==> flow/design.v <==
`timescale 1ns / 1ps
module addkeyancon(data_in,k1,k,data_out);
 input[63:0] data_in,k1,k;
 output[63:0] data_out;
 assign data_out = data_in ^ k1 ^ k;
endmodule
`timescale 1ns / 1ps
module linear_mprime(data_in,data_out);
	input [63:0] data_in;
	output [63:0] data_out;
	wire [31:0] ims;
    		  assign ims[0] = data_in[59] ^ data_in[55];
		  assign ims[1] = data_in[54] ^ data_in[50];		  
		  assign ims[2] = data_in[61] ^ data_in[49];
		  assign ims[3] = data_in[60] ^ data_in[56];
        assign data_out[63] = ims[0] ^ data_in[51];
        assign data_out[62] = data_in[62] ^ ims[1];
        assign data_out[61] = data_in[57] ^ ims[2];
        assign data_out[60] = ims[3] ^ data_in[52];
        assign data_out[59] = data_in[63] ^ ims[0];
        assign data_out[58] = data_in[58] ^ ims[1];
        assign data_out[57] = data_in[53] ^ ims[2];
        assign data_out[56] = ims[3] ^ data_in[48];
		  assign ims[4] = data_in[63] ^ data_in[51];
		  assign ims[5] = data_in[62] ^ data_in[58];		  
		  assign ims[6] = data_in[57] ^ data_in[53];
		  assign ims[7] = data_in[52] ^ data_in[48];
        assign data_out[55] = data_in[59] ^ ims[4];
        assign data_out[54] = ims[5] ^ data_in[54];
        assign data_out[53] = ims[6] ^ data_in[49];
        assign data_out[52] = data_in[60] ^ ims[7];
        assign data_out[51] = data_in[55] ^ ims[4];
        assign data_out[50] = ims[5] ^ data_in[50];
        assign data_out[49] = data_in[61] ^ ims[6];
        assign data_out[48] = data_in[56] ^ ims[7];
		  assign ims[8] = data_in[47] ^ data_in[43];
		  assign ims[9] = data_in[42] ^ data_in[38];		  
		  assign ims[10] = data_in[37] ^ data_in[33];
		  assign ims[11] = data_in[44] ^ data_in[32];
        assign data_out[47] = ims[8] ^ data_in[39];
        assign data_out[46] = ims[9] ^ data_in[34];
        assign data_out[45] = data_in[45] ^ ims[10];
        assign data_out[44] = ims[11] ^ data_in[40];
        assign data_out[43] = ims[8] ^ data_in[35];
        assign data_out[42] = data_in[46] ^ ims[9];
        assign data_out[41] = data_in[41] ^ ims[10];
        assign data_out[40] = ims[11] ^ data_in[36];
		  assign ims[12] = data_in[39] ^ data_in[35];
		  assign ims[13] = data_in[46] ^ data_in[34];		  
		  assign ims[14] = data_in[45] ^ data_in[41];
		  assign ims[15] = data_in[40] ^ data_in[36];
		  assign data_out[39] = data_in[47] ^ ims[12];
        assign data_out[38] = ims[13] ^ data_in[42];
        assign data_out[37] = ims[14] ^ data_in[37];
        assign data_out[36] = ims[15] ^ data_in[32];
        assign data_out[35] = data_in[43] ^ ims[12];
        assign data_out[34] = ims[13] ^ data_in[38];
        assign data_out[33] = ims[14] ^ data_in[33];
        assign data_out[32] = data_in[44] ^ ims[15];
		  assign ims[16] = data_in[31] ^ data_in[27];
		  assign ims[17] = data_in[26] ^ data_in[22];		  
		  assign ims[18] = data_in[21] ^ data_in[17];
		  assign ims[19] = data_in[28] ^ data_in[16];
        assign data_out[31] = ims[16] ^ data_in[23];
        assign data_out[30] = ims[17] ^ data_in[18];
        assign data_out[29] = data_in[29] ^ ims[18];
        assign data_out[28] = ims[19] ^ data_in[24];
        assign data_out[27] = ims[16] ^ data_in[19];
        assign data_out[26] = data_in[30] ^ ims[17];
        assign data_out[25] = data_in[25] ^ ims[18];
        assign data_out[24] = ims[19] ^ data_in[20];
		  assign ims[20] = data_in[23] ^ data_in[19];
		  assign ims[21] = data_in[30] ^ data_in[18];		  
		  assign ims[22] = data_in[29] ^ data_in[25];
		  assign ims[23] = data_in[24] ^ data_in[20];
        assign data_out[23] = data_in[31] ^ ims[20];
        assign data_out[22] = ims[21] ^ data_in[26];
        assign data_out[21] = ims[22] ^ data_in[21];
        assign data_out[20] = ims[23] ^ data_in[16];
        assign data_out[19] = data_in[27] ^ ims[20];
        assign data_out[18] = ims[21] ^ data_in[22];
        assign data_out[17] = ims[22] ^ data_in[17];
        assign data_out[16] = data_in[28] ^ ims[23];
		  assign ims[24] = data_in[11] ^ data_in[7];
		  assign ims[25] = data_in[6]  ^ data_in[2];		  
		  assign ims[26] = data_in[13] ^ data_in[1];
		  assign ims[27] = data_in[12] ^ data_in[8];
        assign data_out[15] = ims[24] ^ data_in[3];
        assign data_out[14] = data_in[14] ^ ims[25];
        assign data_out[13] = ims[26] ^ data_in[9];
        assign data_out[12] = ims[27] ^ data_in[4];
        assign data_out[11] = data_in[15] ^ ims[24];
        assign data_out[10] = data_in[10] ^ ims[25];
        assign data_out[9]  = ims[26] ^ data_in[5];
        assign data_out[8]  = ims[27] ^ data_in[0];
		  assign ims[28] = data_in[15] ^ data_in[3];
		  assign ims[29] = data_in[14] ^ data_in[10];		  
		  assign ims[30] = data_in[9] ^ data_in[5];
		  assign ims[31] = data_in[4] ^ data_in[0];
        assign data_out[7]  = ims[28] ^ data_in[11];
        assign data_out[6]  = ims[29] ^ data_in[6];
        assign data_out[5]  = ims[30] ^ data_in[1];
        assign data_out[4]  = data_in[12] ^ ims[31];
        assign data_out[3]  = ims[28] ^ data_in[7];
        assign data_out[2]  = ims[29] ^ data_in[2];
        assign data_out[1]  = ims[30] ^ data_in[13];
        assign data_out[0]  = data_in[8] ^ ims[31];
endmodule
`timescale 1ns / 1ps
module linear_m(data_in,data_out);
	input [63:0] data_in;
	output [63:0] data_out;
	wire [63:0] mp;
   linear_mprime mp1(data_in, mp);
	assign data_out[63:60] = mp[63:60];
	assign data_out[59:56] = mp[43:40];
	assign data_out[55:52] = mp[23:20];
	assign data_out[51:48] = mp[3:0];
	assign data_out[47:44] = mp[47:44];
	assign data_out[43:40] = mp[27:24];
	assign data_out[39:36] = mp[7:4];
	assign data_out[35:32] = mp[51:48];
	assign data_out[31:28] = mp[31:28];
	assign data_out[27:24] = mp[11:8];
	assign data_out[23:20] = mp[55:52];
	assign data_out[19:16] = mp[35:32];
	assign data_out[15:12] = mp[15:12];
	assign data_out[11:8]  = mp[59:56];
	assign data_out[7:4]   = mp[39:36];
	assign data_out[3:0]   = mp[19:16];
endmodule
`timescale 1ns / 1ps
module linear_m_inv(data_in,data_out);
	input [63:0] data_in;
	output [63:0] data_out;
	wire [63:0] mp;
	assign mp[63:60] = data_in[63:60];
	assign mp[59:56] = data_in[11:8];
	assign mp[55:52] = data_in[23:20];
	assign mp[51:48] = data_in[35:32];
	assign mp[47:44] = data_in[47:44];
	assign mp[43:40] = data_in[59:56];
	assign mp[39:36] = data_in[7:4];
	assign mp[35:32] = data_in[19:16];
	assign mp[31:28] = data_in[31:28];
	assign mp[27:24] = data_in[43:40];
	assign mp[23:20] = data_in[55:52];
	assign mp[19:16] = data_in[3:0];
	assign mp[15:12] = data_in[15:12];
	assign mp[11:8]  = data_in[27:24];
	assign mp[7:4]   = data_in[39:36];
	assign mp[3:0]   = data_in[51:48];
	linear_mprime mp0(mp,data_out);
endmodule
`timescale 1ns / 1ps
module prince_core(data_in,key,rc,data_out);
	input[63:0] data_in,key,rc;
	output [63:0] data_out;
	wire [63:0] sb_out,m_out,m_out0,xor_out;
	sbox s1(data_in,sb_out);
	linear_m m_0(sb_out,m_out);
	addkeyancon akc1(m_out,key,rc,data_out);
endmodule
module prince_core1(data_in,key,rc,data_out);
	input[63:0] data_in,key,rc;
	output [63:0] data_out;
	wire [63:0] m_out,xor_out;
	addkeyancon akc2(data_in,key,rc,xor_out);
	linear_m_inv m_1(xor_out,m_out);
	invsbox s1(m_out,data_out);
endmodule
module sbox(data_in,data_out);
	input [63:0] data_in;
	output [63:0] data_out;
	function [3:0] sb;
		input [3:0] x;
		case (x)
			4'h0: sb = 4'd11; 4'h1: sb = 4'd15; 4'h2: sb = 4'd3;  4'h3: sb = 4'd2;
			4'h4: sb = 4'd10; 4'h5: sb = 4'd12; 4'h6: sb = 4'd9;  4'h7: sb = 4'd1;
			4'h8: sb = 4'd6;  4'h9: sb = 4'd7;  4'ha: sb = 4'd8;  4'hb: sb = 4'd0;
			4'hc: sb = 4'd14; 4'hd: sb = 4'd5;  4'he: sb = 4'd13; default: sb = 4'd4;
		endcase
	endfunction
	assign data_out={
	  sb(data_in[63:60]),sb(data_in[59:56]),sb(data_in[55:52]),sb(data_in[51:48]),
	  sb(data_in[47:44]),sb(data_in[43:40]),sb(data_in[39:36]),sb(data_in[35:32]),
	  sb(data_in[31:28]),sb(data_in[27:24]),sb(data_in[23:20]),sb(data_in[19:16]),
	  sb(data_in[15:12]),sb(data_in[11: 8]),sb(data_in[ 7: 4]),sb(data_in[ 3: 0])
	};
endmodule
module invsbox(data_in,data_out);
	input [63:0] data_in;
	output [63:0] data_out;
	function [3:0] isb;
		input [3:0] x;
		case (x)
			4'h0: isb = 4'd11; 4'h1: isb = 4'd7;  4'h2: isb = 4'd3;  4'h3: isb = 4'd2;
			4'h4: isb = 4'd15; 4'h5: isb = 4'd13; 4'h6: isb = 4'd8;  4'h7: isb = 4'd9;
			4'h8: isb = 4'd10; 4'h9: isb = 4'd6;  4'ha: isb = 4'd4;  4'hb: isb = 4'd0;
			4'hc: isb = 4'd5;  4'hd: isb = 4'd14; 4'he: isb = 4'd12; default: isb = 4'd1;
		endcase
	endfunction
	assign data_out={
	  isb(data_in[63:60]),isb(data_in[59:56]),isb(data_in[55:52]),isb(data_in[51:48]),
	  isb(data_in[47:44]),isb(data_in[43:40]),isb(data_in[39:36]),isb(data_in[35:32]),
	  isb(data_in[31:28]),isb(data_in[27:24]),isb(data_in[23:20]),isb(data_in[19:16]),
	  isb(data_in[15:12]),isb(data_in[11: 8]),isb(data_in[ 7: 4]),isb(data_in[ 3: 0])
	};
endmodule
`timescale 1ns / 1ps
module prince_top(plaintext,key,ciphertext);
	input [63:0] plaintext;
	input [127:0] key;
	output [63:0] ciphertext;	
	wire [63:0] m[0:11],m1,m2,subkey;
	wire [63:0] ai[1:5];
	assign ai[1]=64'h13198A2E03707344;
	assign ai[2]=64'hA4093822299F31D0;
	assign ai[3]=64'h082EFA98EC4E6C89;
	assign ai[4]=64'h452821E638D01377;
	assign ai[5]=64'hBE5466CF34E90C6C;
	addkeyancon akc1(plaintext,key[127:64],key[63:0],m[0]);
	prince_core p001(m[0],key[63:0],ai[1],m[1]);
	prince_core p011(m[1],key[63:0],ai[2],m[2]);
	prince_core p021(m[2],key[63:0],ai[3],m[3]);
	prince_core p031(m[3],key[63:0],ai[4],m[4]);
	prince_core p041(m[4],key[63:0],ai[5],m[5]);
	sbox s1(m[5],m1);
	linear_mprime mm1(m1,m2);
	invsbox ss1(m2,m[6]);
	getk11 k11(key[63:0],subkey);
	prince_core1 p101(m[6],subkey,ai[5],m[7]);	
	prince_core1 p111(m[7],subkey,ai[4],m[8]);	
	prince_core1 p121(m[8],subkey,ai[3],m[9]);
	prince_core1 p131(m[9],subkey,ai[2],m[10]);
	prince_core1 p141(m[10],subkey,ai[1],m[11]);
   addkeyancon akc31(m[11],subkey,{key[64],key[127:66],key[65]^ key[127]},ciphertext);	
endmodule
module getk11(key,wk);
   input  [63:0] key;
   output [63:0] wk;
	assign wk = {~key[63:62],key[61:56],~key[55],key[54],~key[53],
		key[52],~key[51:50],key[49:46],~key[45],key[44],
		~key[43],key[42:41],~key[40:39],key[38],~key[37:36],
		key[35],~key[34:30],key[29:28],~key[27],key[26:25],
		~key[24],key[23],~key[22:18],key[17:15],~key[14],
		key[13],~key[12],key[11:8],~key[7:6],key[5],
		~key[4:2],key[1],~key[0]};
endmodule
module prince_enc (
    input  wire         clk,
    input  wire         rst,         
    input  wire         in_valid,
    output wire         in_ready,
    input  wire [63:0]  plaintext,
    input  wire [127:0] key,         
    output reg          out_valid,
    output reg  [63:0]  ciphertext
);
    reg         v1;
    reg [63:0]  pt_r;
    reg [127:0] key_r;
    wire [63:0] ct;
    assign in_ready = 1'b1;
    always @(posedge clk) begin
        if (rst) begin
            v1        <= 1'b0;
            out_valid <= 1'b0;
        end else begin
            v1        <= in_valid;
            out_valid <= v1;
        end
    end
    always @(posedge clk) begin
        if (in_valid) begin
            pt_r  <= plaintext;
            key_r <= key;
        end
        if (v1)
            ciphertext <= ct;
    end
    prince_top u_prince (
        .plaintext  (pt_r),
        .key        (key_r),
        .ciphertext (ct)
    );
endmodule
**Reports on prince_enc**

What the tools print for prince_enc, step after step.
Lines are those of the file above, counted from 1.
Operators: Yosys type, input widths -> output width; for muxes data width and select width s.
Cell names lack the library's common part.
Not given: n/a

- Top module: prince_enc
- Clock input: clk
- Library: sky130hd
- Corner: tt_025C_1v80

**After elaboration**

Source: Yosys, flattened and elaborated, memories not mapped. Widths are those after wreduce; folded enables and synchronous resets count as part of the registers. Registers that Yosys merges into a memory's read port (data or address) are not register bits. Print and check cells do not count. Equal cells are merged and count once.
Memory sizes are those after Yosys's memory passes, which may raise the word count (mostly to a power of two), join words into wider ones and drop unused or constant bits.

- Flip-flop bits (word level): 258
- Bits in read-only memories: 12288
- Memories: 192
- Input bits: 195
- Elaborated cells: 1295

Memory list:

| memory | words | bits a word | rd ports | wr ports | RTL line | text |
|---|---|---|---|---|---|---|
| (no name shown) | 16 | 4 | 1 | 0 | 177 | `case (x)` |
| (no name shown) | 16 | 4 | 1 | 0 | 177 |  |
| (no name shown) | 16 | 4 | 1 | 0 | 177 |  |
| (no name shown) | 16 | 4 | 1 | 0 | 177 |  |
| (no name shown) | 16 | 4 | 1 | 0 | 177 |  |
| (no name shown) | 16 | 4 | 1 | 0 | 177 |  |

Further memories, not shown: 186.

- Bitwise logic cells: 1098

Operators with widths:

| operator | number |
|---|---|
| $xor 1x1->1 | 1057 |
| $xor 64x64->64 | 14 |
| $not 25->25 | 4 |
| $not 33->33 | 2 |
| $not 30->30 | 2 |
| $not 27->27 | 2 |
| $not 2->2 | 5 |
| $not 5->5 | 2 |
| $not 1->1 | 9 |
| $not 3->3 | 1 |

**Depth**

Yosys ltp: most cells in a row. Word level: on the elaborated netlist, between registers, memories and ports. Mapped: between sequential cells and ports; inverters and the memories' decode and read muxes count.

- Depth in word-level cells: 5
- ABC_AREA: 0
- Gate-level depth with buffers: 90
- Gate-level depth less buffers: 89

**After synthesis**

Source: synth_stat.txt of the flow (Yosys; design flattened, memories mapped). It holds for the ABC_AREA given above (unset counts as 0); a run with the other value may have another netlist.

- Cells in the netlist: 6636
- Synthesis area: 63263.2 sq um
- Area of sequential cells: 7727.4 sq um
- Flip-flops: 258
- Buffers: 130

Cell types:

| type | number | area in all (sq um) |
|---|---|---|
| xnor2_1 | 911 | 7.98E+03 |
| ha_1 | 630 | 7882.56 |
| edfxtp_1 | 256 | 7.69E+03 |
| xnor3_1 | 267 | 6.01E+03 |
| mux2i_1 | 389 | 3.89E+03 |
| xor2_1 | 369 | 3231.85 |
| inv_1 | 542 | 2.03E+03 |
| xor3_1 | 70 | 1.66E+03 |
| xnor2_2 | 76 | 1.24E+03 |
| a21oi_1 | 235 | 1.18E+03 |
| nor2_1 | 269 | 1.01E+03 |
| mux2_2 | 84 | 945.907 |
| o211ai_1 | 126 | 945.907 |
| o21ai_0 | 184 | 920.883 |
| a211oi_1 | 115 | 863.328 |
| nand2_1 | 212 | 795.763 |
| nand3_1 | 134 | 670.643 |
| o211a_1 | 58 | 580.557 |

Not listed: further types 127, cells in them 1709.
By module: a second synthesis without flattening, with its own total; a netlist apart from the flattened one above.

- Cells (unflattened synthesis): 5419
- Area total of the unflattened synthesis: 72917.4 sq um

Each row is one instance without its submodules.

By module:

| module | times used | cells | area (sq um) | seq. area (sq um) |
|---|---|---|---|---|
| addkeyancon | 12 | 64 | 1521.5 | 0.0 |
| linear_mprime | 11 | 64 | 1641.6 | 0.0 |
| invsbox | 6 | 288 | 2471.1 | 0.0 |
| sbox | 6 | 315 | 2274.7 | 0.0 |
| prince_enc | 1 | 262 | 7751.2 | 7727.4 |
| getk11 | 1 | 64 | 360.3 | 0.0 |
| prince_top | 1 | 3 | 16.3 | 0.0 |
| linear_m | 5 | 0 | 0.0 | 0.0 |
| linear_m_inv | 5 | 0 | 0.0 | 0.0 |
| prince_core | 5 | 0 | 0.0 | 0.0 |
| prince_core1 | 5 | 0 | 0.0 | 0.0 |

**Timing after synthesis**

OpenSTA on the mapped netlist: ideal clock, no wires. The path of least setup slack (recovery checks aside). Input and output delay are each 20% of the period. Register names are those of the netlist, which keeps one name where synthesis merged equal registers.

- Path type: register -> register
- From: reg key_r[44]
- To: reg ciphertext[16]
- Clock period: 22000 ps
- Setup time: 260 ps
- Launch time at the first pin: 0 ps
- Data arrival time: 17448 ps
- Required time: 21740 ps
- Slack: 4292 ps
- Delay of the path: 17708 ps
- Driving pins on the path: 78
- Path buffers: 2
- Period reached after synthesis: 17708 ps

"delay of the path" = arrival - input delay + setup time.
"driving pins on the path": output pins that drive a net of the path, with the launching flip-flop's if there is one; two outputs of one cell count as two.
"period reached after synthesis" is the clock period less the worst setup slack; recovery checks do not enter. This is arithmetic on one report: input and output delays are still those of the set period (20% each).
The rows between start and end are the longest chain of elaborated cells between them; the timing report does not say that the signal goes this way. Where chains are equally long, one stands for them.
A line is the first line of the expression or statement that the cell stems from. Yosys adds cells for indexed reads and writes and turns some case tables into memories.
The chain passes a memory read, where the word-level depth is cut; so it can be longer than that depth.

- Cell sequence: edfxtp_1 -> clkbuf_1 -> buf_1 -> xnor2_1 -> xnor2_1 -> inv_1 -> ha_1 -> or2_1 -> and3_1 -> or4_1 -> nand2_1 -> inv_1 -> ha_1 -> and3_1 -> a211oi_1 -> or2_2 -> xor2_1 -> xnor2_1 -> [... 42 more ...] -> a211o_1 -> a211oi_1 -> nor4_4 -> nor3b_1 -> or4_1 -> nand2_1 -> inv_2 -> ha_1 -> and3_1 -> a31oi_1 -> xnor2_1 -> xor2_1 -> xnor2_1 -> inv_1 -> ha_1 -> mux2_1 -> o21ai_1 -> xnor2_1
- Cells in the longest elaborated chain: 57

Ends and longest elaborated chain, post-synthesis:

| item | RTL line | text |
|---|---|---|
| start: declaration | 262 | `reg [127:0] key_r;` |
| start: assignment | 277 | `key_r <= key;` |
| $xor 64x64->64 | 5 | `assign data_out = data_in ^ k1 ^ k;` |
| $mem_v2 16x4 | 177 | `case (x)` |
| $xor 1x1->1 | 36 | `assign ims[8] = data_in[47] ^ data_in[43];` |
| $xor 1x1->1 | 40 | `assign data_out[47] = ims[8] ^ data_in[39];` |
| $xor 64x64->64 | 5 |  |
| $not 25->25 | n/a |  |
| $mem_v2 16x4 | 177 |  |
| [... 42 more ...] | n/a |  |
| $mem_v2 16x4 | 196 | `case (x)` |
| $xor 64x64->64 | 5 |  |
| $not 25->25 | n/a |  |
| $xor 1x1->1 | 75 | `assign ims[23] = data_in[24] ^ data_in[20];` |
| $xor 1x1->1 | 83 | `assign data_out[16] = data_in[28] ^ ims[23];` |
| $mem_v2 16x4 | 196 |  |
| $xor 64x64->64 x2 | 5 |  |
| end: assignment | 280 | `ciphertext <= ct;` |
| end: declaration | 258 | `output reg  [63:0]  ciphertext` |

**Worst path after layout**

Path of least setup slack in the final report of run 1 (OpenROAD, finished layout, wires in). Where an end is a register, its clock arrival counts in the times.
The path's times are printed in steps of 10 ps; the period is the one set.

- Path type: register -> register
- From: reg key_r[109]
- To: reg ciphertext[46]
- Clock period: 22000 ps
- Setup time: 270 ps
- Launch time at the first pin: 610 ps
- Data arrival time: 21490 ps
- Required time: 22330 ps
- Slack: 840 ps
- Driving pins on the path: 74
- Path buffers: 3

The rows between start and end are the longest chain of elaborated cells between them; the timing report does not say that the signal goes this way. Where chains are equally long, one stands for them.
The chain passes a memory read, where the word-level depth is cut; so it can be longer than that depth.

- Cell sequence: edfxtp_1 -> xor3_1 -> ha_1 -> mux2i_1 -> a22oi_1 -> xor2_1 -> xnor2_1 -> inv_1 -> ha_1 -> a21oi_1 -> o21a_1 -> o21ai_0 -> a22oi_1 -> a41oi_4 -> inv_2 -> ha_1 -> nand2_1 -> mux2i_1 -> [... 38 more ...] -> xnor2_1 -> inv_1 -> ha_1 -> mux2i_1 -> mux2i_1 -> nor4_4 -> xnor3_1 -> o2bb2ai_1 -> buf_4 -> xnor2_1 -> xnor2_1 -> xnor2_1 -> inv_1 -> ha_1 -> inv_1 -> mux2_1 -> mux2i_1 -> xnor2_1
- Cells in the longest elaborated chain: 58

Ends and longest elaborated chain, after layout:

| item | RTL line | text |
|---|---|---|
| start: declaration | 262 | `reg [127:0] key_r;` |
| start: assignment | 277 | `key_r <= key;` |
| $xor 64x64->64 x2 | 5 | `assign data_out = data_in ^ k1 ^ k;` |
| $mem_v2 16x4 | 177 | `case (x)` |
| $xor 1x1->1 | 49 | `assign ims[13] = data_in[46] ^ data_in[34];` |
| $xor 1x1->1 | 53 | `assign data_out[38] = ims[13] ^ data_in[42];` |
| $xor 64x64->64 | 5 |  |
| $not 25->25 | n/a |  |
| $mem_v2 16x4 | 177 |  |
| [... 42 more ...] | n/a |  |
| $mem_v2 16x4 | 196 | `case (x)` |
| $xor 64x64->64 | 5 |  |
| $not 25->25 | n/a |  |
| $xor 1x1->1 | 37 | `assign ims[9] = data_in[42] ^ data_in[38];` |
| $xor 1x1->1 | 41 | `assign data_out[46] = ims[9] ^ data_in[34];` |
| $mem_v2 16x4 | 196 |  |
| $xor 64x64->64 x2 | 5 |  |
| end: assignment | 280 | `ciphertext <= ct;` |
| end: declaration | 258 | `output reg  [63:0]  ciphertext` |

Add stored flow runs of prince_enc

Module prince_enc, platform sky130hd: 6 stored runs of the flow (Yosys, OpenROAD) with differing settings, in no particular order. Input and output delays are each 20% of the period that was set; the output load is 0.01 pF.
"achieved clock period" means the clock period less the worst setup slack. The figure is calculated, with input and output delays left at 20% of the set period.
By "time of the worst setup path" is meant the share of the clock period that the worst setup path is allowed (20% is reserved at inputs, 20% at outputs), minus its slack. Clock arrival times at its registers enter into it.
"time of the worst setup path" is given in steps of 10 ps.
A setting shown as -- is not set for that run.
Results: -- = not shown.

| name | run 1 | run 2 | run 3 | run 4 | run 5 | run 6 |
|---|---|---|---|---|---|---|
| CELL_PAD_IN_SITES_GLOBAL_PLACEMENT | 2 | -- | -- | 2 | 2 | 1 |
| CORE_ASPECT_RATIO | 0.61 | -- | -- | -- | 0.7 | -- |
| CORE_MARGIN | 10 | 2 | 2 | 2 | 10 | 2 |
| CTS_CLUSTER_SIZE | 29 | 83 | 29 | 29 | 29 | 35 |
| MAX_ROUTING_LAYER | met4 | met4 | -- | met4 | met4 | -- |
| PLACE_DENSITY_LB_ADDON | 0.22 | 0.11 | -- | -- | 0.15 | -- |
| TNS_END_PERCENT | 55 | 20 | 55 | 55 | 55 | -- |
| period_ns | 22.0 | 23.0 | 22.0 | 22.0 | 25.2 | 15.5 |
| CAP_MARGIN | 20 | 20 | 20 | 20 | 0 | 20 |
| CORE_UTILIZATION | 40 | 31 | 40 | 40 | 40 | 40 |
| SLEW_MARGIN | 20 | 20 | 20 | 20 | 25 | 10 |
| ABC_AREA | -- | 0 | -- | -- | -- | -- |
| MIN_ROUTING_LAYER | -- | met1 | -- | -- | met2 | -- |
| SETUP_SLACK_MARGIN | -- | 5.0 | -- | -- | 0.51 | -- |
| GPL_ROUTABILITY_DRIVEN | -- | -- | -- | -- | 0 | -- |
| GPL_TIMING_DRIVEN | -- | -- | -- | -- | 0 | -- |
| HOLD_SLACK_MARGIN | -- | -- | -- | -- | -0.08 | -0.02 |
| CTS_CLUSTER_DIAMETER | -- | -- | -- | -- | -- | 252 |
| PLACE_DENSITY | -- | -- | -- | -- | -- | 0.6 |
| standard-cell area after routing (sq um) | 72731.0 | 86705.7 | 70158.5 | 71624.9 | -- | 100870.0 |
| post-synthesis cell area (sq um) | 63263.2 | 63263.2 | 63263.2 | 63263.2 | -- | 63263.2 |
| setup slack of the worst path (ps) | 839 | 4941 | 1102 | 1289 | -- | -2290 |
| total die area (sq um) | 174953.0 | 207704.0 | 161355.0 | 161355.0 | -- | 161355.0 |
| achieved clock period (ps) | 21161 | 18059 | 20898 | 20711 | -- | 17790 |
| summed negative setup slack (ps) | 0 | 0 | 0 | 0 | -- | -133450 |
| time of the worst setup path (ps) | 21160 | 18060 | 20900 | 20710 | -- | 17790 |
| critical path type | register -> register | register -> register | register -> register | register -> register | -- | register -> register |

Run 5: incomplete, routing halted on GRT-0116
